==> flow/design.v <==
`timescale 1ns/1ps
  module sbox(
    input [63:0] x0, x1, x2, x3, x4,
    output [63:0] sl0, sl1, sl2, sl3, sl4
    );
            assign sl0 = (x4 & x1) ^ x3 ^ (x2 & x1) ^ x2 ^ (x1 & x0) ^ x1 ^ x0;      
            assign sl1 = x4 ^ (x3 & x2) ^ (x3 & x1) ^ x3 ^ x2 ^ x1 ^ x0 ^ (x2 & x1);
            assign sl2 = (x4 & x3) ^ x4 ^ x2 ^ x1 ^ 64'hffffffffffffffff;               
            assign sl3 = (x4 & x0) ^ (x3 & x0) ^ x4 ^ x3 ^ x2 ^x1 ^ x0;                 
            assign sl4 = (x4 & x1) ^ x4 ^ x3 ^ (x1 & x0) ^ x1;                          
        endmodule
`timescale 1ns / 1ps
module linear_sub(
        input [63:0] x0, x1, x2, x3, x4,
    output [63:0] o0, o1, o2, o3, o4
    );
    assign o0 = x0 ^ ((x0 >> 19) | ((x0 & (1<<19)-1) << (64-19))) ^ ((x0 >> 28) | ((x0 & (1<<28)-1) << (64-28)));
    assign o1 = x1 ^ ((x1 >> 61) | ((x1 & (1<<61)-1) << (64-61))) ^ ((x1 >> 39) | ((x1 & (1<<39)-1) << (64-39)));
    assign o2 = x2 ^ ((x2 >> 1)  | ((x2 & (1<<1)-1) << (64-1)))   ^ ((x2 >> 6)  | ((x2 & (1<<6)-1)  << (64-6)));
    assign o3 = x3 ^ ((x3 >> 10) | ((x3 & (1<<10)-1) << (64-10))) ^ ((x3 >> 17) | ((x3 & (1<<17)-1) << (64-17)));
    assign o4 = x4 ^ ((x4 >> 7)  | ((x4 & (1<<7)-1) << (64-7)))   ^ ((x4 >> 41) | ((x4 & (1<<41)-1) << (64-41)));
endmodule
module RND_Const(
    input  [63:0] x2_in,
    input  [3:0]  rnd,
    input [3:0] rnds,
    output [63:0] x2_out
);
reg [63:0] out_buf;
reg [7:0] rc;
assign x2_out = out_buf;
always @(*) begin
    if(rnds==6)
        rc = 8'h96 - rnd*8'h0F;
    else if(rnds==8)
        rc = 8'hB4 - rnd*8'h0F;
    else
        rc = 8'hF0 - rnd*8'h0F;
    out_buf = x2_in ^ {56'd0, rc};
end
endmodule
`timescale 1ns / 1ps
module Perm(
    input clk,
    input [319:0] S,
    input start,
    input [3:0]rnd_type,
    output reg finish,
    output reg [319:0] S_out
    );
    wire [63:0] x0,x1,x2,x3,x4;
    reg [63:0] x0_t,x1_t,x2_t,x3_t,x4_t;
    reg [3:0] rnd_total,rnd_no;
    always@(posedge clk)begin
    if(start==1)begin
    {x0_t,x1_t,x2_t,x3_t,x4_t}<=S;
    rnd_total<=rnd_type;
    rnd_no<=0;
    finish<=0;
    end
    else if(start!=1 && rnd_no<rnd_total) begin
    x0_t <= x0;
    x1_t <= x1;
    x2_t <= x2;
    x3_t <= x3;
    x4_t <= x4;
    rnd_no<=rnd_no+1;
    end
    else if(rnd_no==rnd_total)begin
    finish<=1;
    S_out<={x0_t,x1_t,x2_t,x3_t,x4_t};
    end
    end
    wire [63:0]a1;
    RND_Const  L1(.rnds(rnd_total),.x2_in(x2_t),.rnd(rnd_no),.x2_out(a1));
    wire [63:0] b0,b1,b2,b3,b4;
    sbox L2(.x0(x0_t),.x1(x1_t),.x2(a1),.x3(x3_t),.x4(x4_t),
            .sl0(b0),.sl1(b1),.sl2(b2),.sl3(b3),.sl4(b4));
    linear_sub L3(.x0(b0),.x1(b1),.x2(b2),.x3(b3),.x4(b4),
            .o0(x0),.o1(x1),.o2(x2),.o3(x3),.o4(x4));
 endmodule           
`timescale 1ns / 1ps
module initialization(
    input [127:0]key,
    input [127:0]nonce,
    input clk,
    input rst,
    input start,
    output reg finish,
    output reg [319:0] state
 );
   reg [319:0]S;
   wire[319:0] perm_out;
   reg [2:0]layer;
   reg perm_start;
   wire perm_done;
   localparam [63:0] IV= 64'h00001000808c0001;
   localparam [3:0] rnd= 4'd12;
   localparam Idle=2'd0;
   localparam Permu=2'd1;
   localparam key_xor =2'd2;
   localparam done =2'd3;
   always@(posedge clk)begin
   if(rst) begin
   layer<= Idle;
   perm_start<=0;
   finish<=0;
   end
   else begin
   case(layer)
       Idle: begin
       if(start) begin
       finish<=0;
       S<={IV,key,nonce};
       perm_start <=1'b1;
       layer<=Permu;
       end
       end
       Permu: begin
       perm_start<=0;
       if(perm_done && !perm_start)begin
       layer<=key_xor;
       S<=perm_out;
       end
       end
       key_xor:begin
       S<=S^{192'b0,key};
       layer<=done;
       end
       done: begin
       state<=S;
       finish<=1;
       layer<=Idle;
       end
       endcase
       end
       end
       Perm P(.clk(clk),.S(S),.start(perm_start),.rnd_type(rnd),.finish(perm_done),.S_out(perm_out));
endmodule
Wiki page: initialization / tool data

==> Step by step through the tools: initialization <==
Each step is given for the RTL above and for the edited RTL.
"orig" refers to lines of the RTL above, "edited" to lines of the edited file.
"change" is "edited" less "orig", of the values as shown; "rel_change_pct" is that difference over "orig", in percent.
Operators carry their Yosys type and port widths (W data, S select, Z words).
Library cell names are shortened.
{ "design": {"top_module": "initialization", "clk_port": "clk", "cell_library": "sky130hd", "pvt_corner": "tt_025C_1v80"} }

==> Diff <==
Unified diff, file above to edited file.
The edited RTL no longer does the same as the RTL above: the edit was made by script, with no optimisation intended.
begin of diff
@@ -119,5 +119,5 @@
        Permu: begin
        perm_start<=0;
-       if(perm_done && !perm_start)begin
+       begin
        layer<=key_xor;
        S<=perm_out;
end of diff

==> After elaboration <==
Counts by Yosys on the flattened word-level netlist (proc, flatten, opt, wreduce; memories kept). Register bits leave out memories and registers merged into their read ports (data or address). Print and check cells are left out. Cells with the same type and inputs are merged into one.
{ "bits": {"columns": ["element", "orig", "edited", "change", "rel_change_pct"], "rows": [
  ["register_bits", 1290, 1289, -1, -0.08],
  ["inputBits", 259, 259, 0, 0.00],
  ["out_inout_bits", 321, 321, 0, 0.00]
]} }
{ "classes": {"columns": ["element", "orig", "edited", "change", "rel_change_pct"], "rows": [
  ["addsub", 2, 2, 0, 0.00],
  ["multipliers", 1, 1, 0, 0.00],
  ["compare", 1, 1, 0, 0.00],
  ["equal", 6, 5, -1, -16.67],
  ["mux", 20, 18, -2, -10.00],
  ["logic", 60, 60, 0, 0.00],
  ["reduce_and_logical", 16, 13, -3, -18.75]
]} }
{ "ops": {"columns": ["operator", "orig", "edited", "change", "rel_change_pct"], "rows": [
  ["$logic_and A1 B1 Y1", 2, 1, -1, -50.00],
  ["$mux W3", 2, 1, -1, -50.00],
  ["$mux W320", 2, 1, -1, -50.00],
  ["$ne A2 B2 Y1 const B", 2, 1, -1, -50.00],
  ["$logic_not A1 Y1", 1, 0, -1, -100.00],
  ["$reduce_and A4 Y1", 1, 0, -1, -100.00]
]} }
Unchanged operator kinds not shown: 34.

==> Depth <==
Depth = most cells in a row (Yosys ltp): at word level without a register or memory, in the mapped netlist without a sequential cell, where the memories' decode and read muxes count.
{ "logic_depth": {"columns": ["element", "orig", "edited", "change", "rel_change_pct"], "rows": [
  ["word_depth", 16, 16, 0, 0.00],
  ["ABC_AREA", "0", "0", null, null],
  ["mapped_depth", 14, 15, 1, 7.14]
]} }

==> Netlist <==
Yosys stat after the flow's synthesis: flattened, memories mapped to cells. It holds for the ABC_AREA given above (unset counts as 0); a run with the other value may have another netlist.
{ "synth_totals": {"columns": ["element", "orig", "edited", "change", "rel_change_pct"], "rows": [
  ["stdcells", 4439, 4452, 13, 0.29],
  ["mapped_area_um2", 61595.3, 61405.1, -190.2, -0.31],
  ["seq_area_um2", 38657.1, 38637.1, -20.0, -0.05],
  ["ff_cells", 1291, 1290, -1, -0.08],
  ["buf_cells", 140, 138, -2, -1.43]
]} }
{ "types": {"columns": ["cell_type", "orig", "edited", "change", "rel_change_pct"], "rows": [
  ["xnor2_1", 903, 940, 37, 4.10],
  ["xnor2_2", 19, 3, -16, -84.21],
  ["xnor3_1", 13, 5, -8, -61.54],
  ["xor2_1", 354, 348, -6, -1.69],
  ["clkbuf_1", 127, 133, 6, 4.72],
  ["nor3_1", 114, 119, 5, 4.39],
  ["buf_2", 4, 0, -4, -100.00],
  ["xnor3_2", 4, 0, -4, -100.00],
  ["nor2_1", 79, 82, 3, 3.80],
  ["and3_1", 57, 60, 3, 5.26],
  ["nand2b_1", 12, 9, -3, -25.00],
  ["mux2i_1", 9, 6, -3, -33.33],
  ["buf_1", 6, 3, -3, -50.00],
  ["a211oi_1", 1, 4, 3, 300.00],
  ["nand2_1", 490, 488, -2, -0.41],
  ["and2_1", 65, 63, -2, -3.08],
  ["a21oi_1", 6, 4, -2, -33.33],
  ["o21ai_1", 2, 0, -2, -100.00]
]} }
Unchanged cell types not shown: 8.
Not every row of either side is listed.
The figures by module come from a second, unflattened synthesis with its own total; it is not the netlist above.
{ "unflattened": {"columns": ["element", "orig", "edited", "change", "rel_change_pct"], "rows": [
  ["hier_cells", 4152, 4160, 8, 0.19],
  ["hier_area_um2", 65725.5, 65624.2, -101.3, -0.15]
]} }
Rows give one instance, submodules left out.
{ "modules_orig": {"columns": ["mod", "n_inst", "n_cells", "mod_area_um2"], "rows": [
  ["initialization", 1, 1503, 24663.7],
  ["Perm", 1, 1039, 23691.5],
  ["sbox", 1, 1152, 8559.5],
  ["linear_sub", 1, 320, 7689.9],
  ["RND_Const", 1, 138, 1121.1]
]} }
{ "modules_edited": {"columns": ["mod", "n_inst", "n_cells", "mod_area_um2"], "rows": [
  ["initialization", 1, 1511, 24562.3],
  ["Perm", 1, 1039, 23691.5],
  ["sbox", 1, 1152, 8559.5],
  ["linear_sub", 1, 320, 7689.9],
  ["RND_Const", 1, 138, 1121.1]
]} }

==> Worst setup path after synthesis <==
OpenSTA on the mapped netlist: ideal clock, no wires. The path of least setup slack (recovery checks aside). Input and output delay are each 20% of the period. Register names are those of the netlist, which keeps one name where synthesis merged equal registers.
{ "synth_timing": {"columns": ["element", "orig", "edited", "change", "rel_change_pct"], "rows": [
  ["kind", "reg2reg", "reg2reg", null, null],
  ["start", "reg perm_start", "reg perm_start", null, null],
  ["end", "reg P.S_out[0]", "reg P.S_out[0]", null, null],
  ["period_ns", 5.0, 5.0, 0.0, 0.00],
  ["setup_ns", 4.375, 4.370, -0.005, null],
  ["launch_ns", 0.000, 0.000, 0.000, null],
  ["arrival_ns", 39.731, 39.512, -0.219, -0.55],
  ["required_time_ns", 0.625, 0.630, 0.005, 0.80],
  ["path_slack_ns", -39.106, -38.882, 0.224, null],
  ["delay_ns", 44.106, 43.882, -0.224, -0.51],
  ["driving_pins", 6, 5, -1, -16.67],
  ["path_buffers", 3, 2, -1, -33.33],
  ["synth_period_reached_ns", 44.106, 43.882, -0.224, -0.51]
]} }
"delay_ns" = arrival - input delay + setup time.
"driving_pins" counts driving pins, that of a launching flip-flop among them; a cell with two outputs on the path counts twice.
"synth_period_reached_ns" = period - worst setup slack (recovery checks aside). The figure is calculated, with input and output delays left at 20% of the set period.
The rows between start and end are the longest chain of elaborated cells between them; the timing report does not say that the signal goes this way. Where chains are equally long, one stands for them.
A line is the first line of the expression or statement that the cell stems from. Yosys adds cells for indexed reads and writes and turns some case tables into memories.
At most two assigning lines are given for a register; there are more.
{ "synth_via_orig": {"path_cell_list": "dfxtp_1 -> clkbuf_1 -> clkbuf_1 -> clkbuf_1 -> nand2b_1 -> nor2_1", "elab_chain_cells": 4, "cone_cells": 4, "lines_between": 1} }
{ "synth_rtl_orig": {"columns": ["element", "line_no", "source"], "rows": [
  ["start: declaration", 95, "reg perm_start;"],
  ["start: assignment", 106, "perm_start<=0;"],
  ["start: assignment", 115, "perm_start <=1'b1;"],
  ["$not A1 Y1", 61, "else if(start!=1 && rnd_no<rnd_total) begin"],
  ["$logic_and A1 B1 Y1", 61, null],
  ["$not A1 Y1", null, null],
  ["$reduce_and A3 Y1", null, null],
  ["end: assignment", 71, "S_out<={x0_t,x1_t,x2_t,x3_t,x4_t};"],
  ["end: declaration", 49, "output reg [319:0] S_out"]
]} }
{ "synth_via_edited": {"path_cell_list": "dfxtp_1 -> clkbuf_1 -> clkbuf_1 -> nand2b_1 -> nor2_1", "elab_chain_cells": 4, "cone_cells": 4, "lines_between": 1} }
{ "synth_rtl_edited": {"columns": ["element", "line_no", "source"], "rows": [
  ["start: declaration", 95, "reg perm_start;"],
  ["start: assignment", 106, "perm_start<=0;"],
  ["start: assignment", 115, "perm_start <=1'b1;"],
  ["$not A1 Y1", 61, "else if(start!=1 && rnd_no<rnd_total) begin"],
  ["$logic_and A1 B1 Y1", 61, null],
  ["$not A1 Y1", null, null],
  ["$reduce_and A3 Y1", null, null],
  ["end: assignment", 71, "S_out<={x0_t,x1_t,x2_t,x3_t,x4_t};"],
  ["end: declaration", 49, "output reg [319:0] S_out"]
]} }

==> Worst path after layout <==
From the final timing report of each run of set A: the path of least setup slack in the routed layout; clock arrival at registers is part of the times.
{ "layout_timing": {"columns": ["element", "orig", "edited", "change", "rel_change_pct"], "rows": [
  ["kind", "reg2reg", "reg2reg", null, null],
  ["start", "reg P.rnd_no[1]", "reg P.rnd_no[1]", null, null],
  ["end", "reg P.x0_t[48]", "reg P.x1_t[6]", null, null],
  ["period_ns", 5.0, 5.0, 0.0, 0.00],
  ["setup_ns", 0.28, 0.29, 0.01, null],
  ["launch_ns", 0.78, 0.79, 0.01, 1.28],
  ["arrival_ns", 4.72, 4.76, 0.04, 0.85],
  ["required_time_ns", 5.54, 5.54, 0.00, 0.00],
  ["path_slack_ns", 0.82, 0.78, -0.04, null],
  ["driving_pins", 13, 14, 1, 7.69],
  ["path_buffers", 0, 0, 0, null]
]} }
The rows between start and end are the longest chain of elaborated cells between them; the timing report does not say that the signal goes this way. Where chains are equally long, one stands for them.
orig: Ways into the end's enable are left out, as the timed path ends at the data pin.
{ "layout_via_orig": {"path_cell_list": "dfxtp_1 -> inv_1 -> fa_1 -> ha_1 -> inv_1 -> ha_1 -> fa_1 -> xnor2_1 -> xnor2_1 -> o21ai_0 -> xor2_1 -> xnor2_1 -> o21ai_0", "elab_chain_cells": 14, "cone_cells": 16} }
{ "layout_rtl_orig": {"columns": ["element", "line_no", "source"], "rows": [
  ["start: declaration", 53, "reg [3:0] rnd_total,rnd_no;"],
  ["start: assignment", 58, "rnd_no<=0;"],
  ["start: assignment", 67, "rnd_no<=rnd_no+1;"],
  ["$mul A4 B4 Y8", 38, "rc = 8'hF0 - rnd*8'h0F;"],
  ["$sub A8 B8 Y8", 38, null],
  ["$xor A64 B8 Y64", 39, "out_buf = x2_in ^ {56'd0, rc};"],
  ["$and A64 B64 Y64", 6, "assign sl0 = (x4 & x1) ^ x3 ^ (x2 & x1) ^ x2 ^ (x1 & x0) ^ x1 ^ x0;"],
  ["$xor A64 B64 Y64 (5 in a row)", 6, null],
  ["$or A45 B64 Y64", 17, "assign o0 = x0 ^ ((x0 >> 19) | ((x0 & (1<<19)-1) << (64-19))) ^ ((x0 >> 28) | ((x0 & (1<<28)-1) << (64-28)));"],
  ["$xor A64 B64 Y64 (2 in a row)", 17, null],
  ["$mux W64", 61, "else if(start!=1 && rnd_no<rnd_total) begin"],
  ["$mux W64", 55, "if(start==1)begin"],
  ["end: assignment", 62, "x0_t <= x0;"],
  ["end: declaration", 52, "reg [63:0] x0_t,x1_t,x2_t,x3_t,x4_t;"]
]} }
edited: Ways into the end's enable are left out, as the timed path ends at the data pin.
{ "layout_via_edited": {"path_cell_list": "dfxtp_1 -> inv_1 -> fa_1 -> ha_1 -> inv_1 -> ha_1 -> fa_1 -> xor2_1 -> and3_1 -> nor2_1 -> xnor2_1 -> xnor2_1 -> xnor2_1 -> o21ai_0", "elab_chain_cells": 16, "cone_cells": 19} }
{ "layout_rtl_edited": {"columns": ["element", "line_no", "source"], "rows": [
  ["start: declaration", 53, "reg [3:0] rnd_total,rnd_no;"],
  ["start: assignment", 58, "rnd_no<=0;"],
  ["start: assignment", 67, "rnd_no<=rnd_no+1;"],
  ["$mul A4 B4 Y8", 38, "rc = 8'hF0 - rnd*8'h0F;"],
  ["$sub A8 B8 Y8", 38, null],
  ["$xor A64 B8 Y64", 39, "out_buf = x2_in ^ {56'd0, rc};"],
  ["$and A64 B64 Y64", 7, "assign sl1 = x4 ^ (x3 & x2) ^ (x3 & x1) ^ x3 ^ x2 ^ x1 ^ x0 ^ (x2 & x1);"],
  ["$xor A64 B64 Y64 (7 in a row)", 7, null],
  ["$or A3 B64 Y64", 18, "assign o1 = x1 ^ ((x1 >> 61) | ((x1 & (1<<61)-1) << (64-61))) ^ ((x1 >> 39) | ((x1 & (1<<39)-1) << (64-39)));"],
  ["$xor A64 B64 Y64 (2 in a row)", 18, null],
  ["$mux W64", 61, "else if(start!=1 && rnd_no<rnd_total) begin"],
  ["$mux W64", 55, "if(start==1)begin"],
  ["end: assignment", 63, "x1_t <= x1;"],
  ["end: declaration", 52, "reg [63:0] x0_t,x1_t,x2_t,x3_t,x4_t;"]
]} }

==> Flow runs <==
Runs of the flow (Yosys, OpenROAD) on both versions; the two runs of a pair have the same settings. The constraints put input and output delay at 20% of the set period each and load the outputs with 0.01 pF.
{ "settings_set_A": {"CORE_UTILIZATION": 35, "period_ns": 5.0, "CAP_MARGIN": 20, "CORE_MARGIN": 2, "SLEW_MARGIN": 20} }
{ "results_set_A": {"columns": ["element", "orig", "edited", "change", "rel_change_pct"], "rows": [
  ["yosys.chip_area_um2", 61595.3, 61405.1, -190.2, -0.31],
  ["final_die_area_um2", 179356.0, 178811.0, -545.0, -0.30],
  ["post_route_stdcell_area_um2", 75585.0, 75322.2, -262.8, -0.35],
  ["util_pct", 43.3, 43.3, 0.0, null],
  ["setup_ws_ns", 0.823, 0.780, -0.043, null],
  ["setupTns_ns", 0.000, 0.000, 0.000, null],
  ["final_hold_ws_ns", 0.446, 0.445, -0.001, null],
  ["achieved_clock_period_ns", 4.177, 4.220, 0.043, 1.03]
]} }
{ "settings_set_B": {"ABC_AREA": 0, "CORE_MARGIN": 5, "CORE_UTILIZATION": 63, "CTS_CLUSTER_SIZE": 60, "GPL_ROUTABILITY_DRIVEN": 1, "PLACE_DENSITY": 0.86, "SETUP_SLACK_MARGIN": 0.86, "SLEW_MARGIN": 40, "period_ns": 3.43, "CAP_MARGIN": 20} }
{ "results_set_B": {"columns": ["element", "orig", "edited", "change", "rel_change_pct"], "rows": [
  ["yosys.chip_area_um2", 61595.3, 61405.1, -190.2, -0.31],
  ["final_die_area_um2", 104122.0, 103813.0, -309.0, -0.30],
  ["post_route_stdcell_area_um2", 76235.6, 76523.4, 287.8, 0.38],
  ["util_pct", 78.7, 79.1, 0.4, null],
  ["setup_ws_ns", -0.039, -0.242, -0.203, null],
  ["setupTns_ns", -0.150, -5.648, -5.498, null],
  ["final_hold_ws_ns", 0.447, 0.460, 0.013, null],
  ["achieved_clock_period_ns", 3.469, 3.672, 0.203, 5.85]
]} }
By "achieved_clock_period_ns" is meant the clock period of the run minus its worst setup slack. This is arithmetic on one report: input and output delays are still those of the set period (20% each).
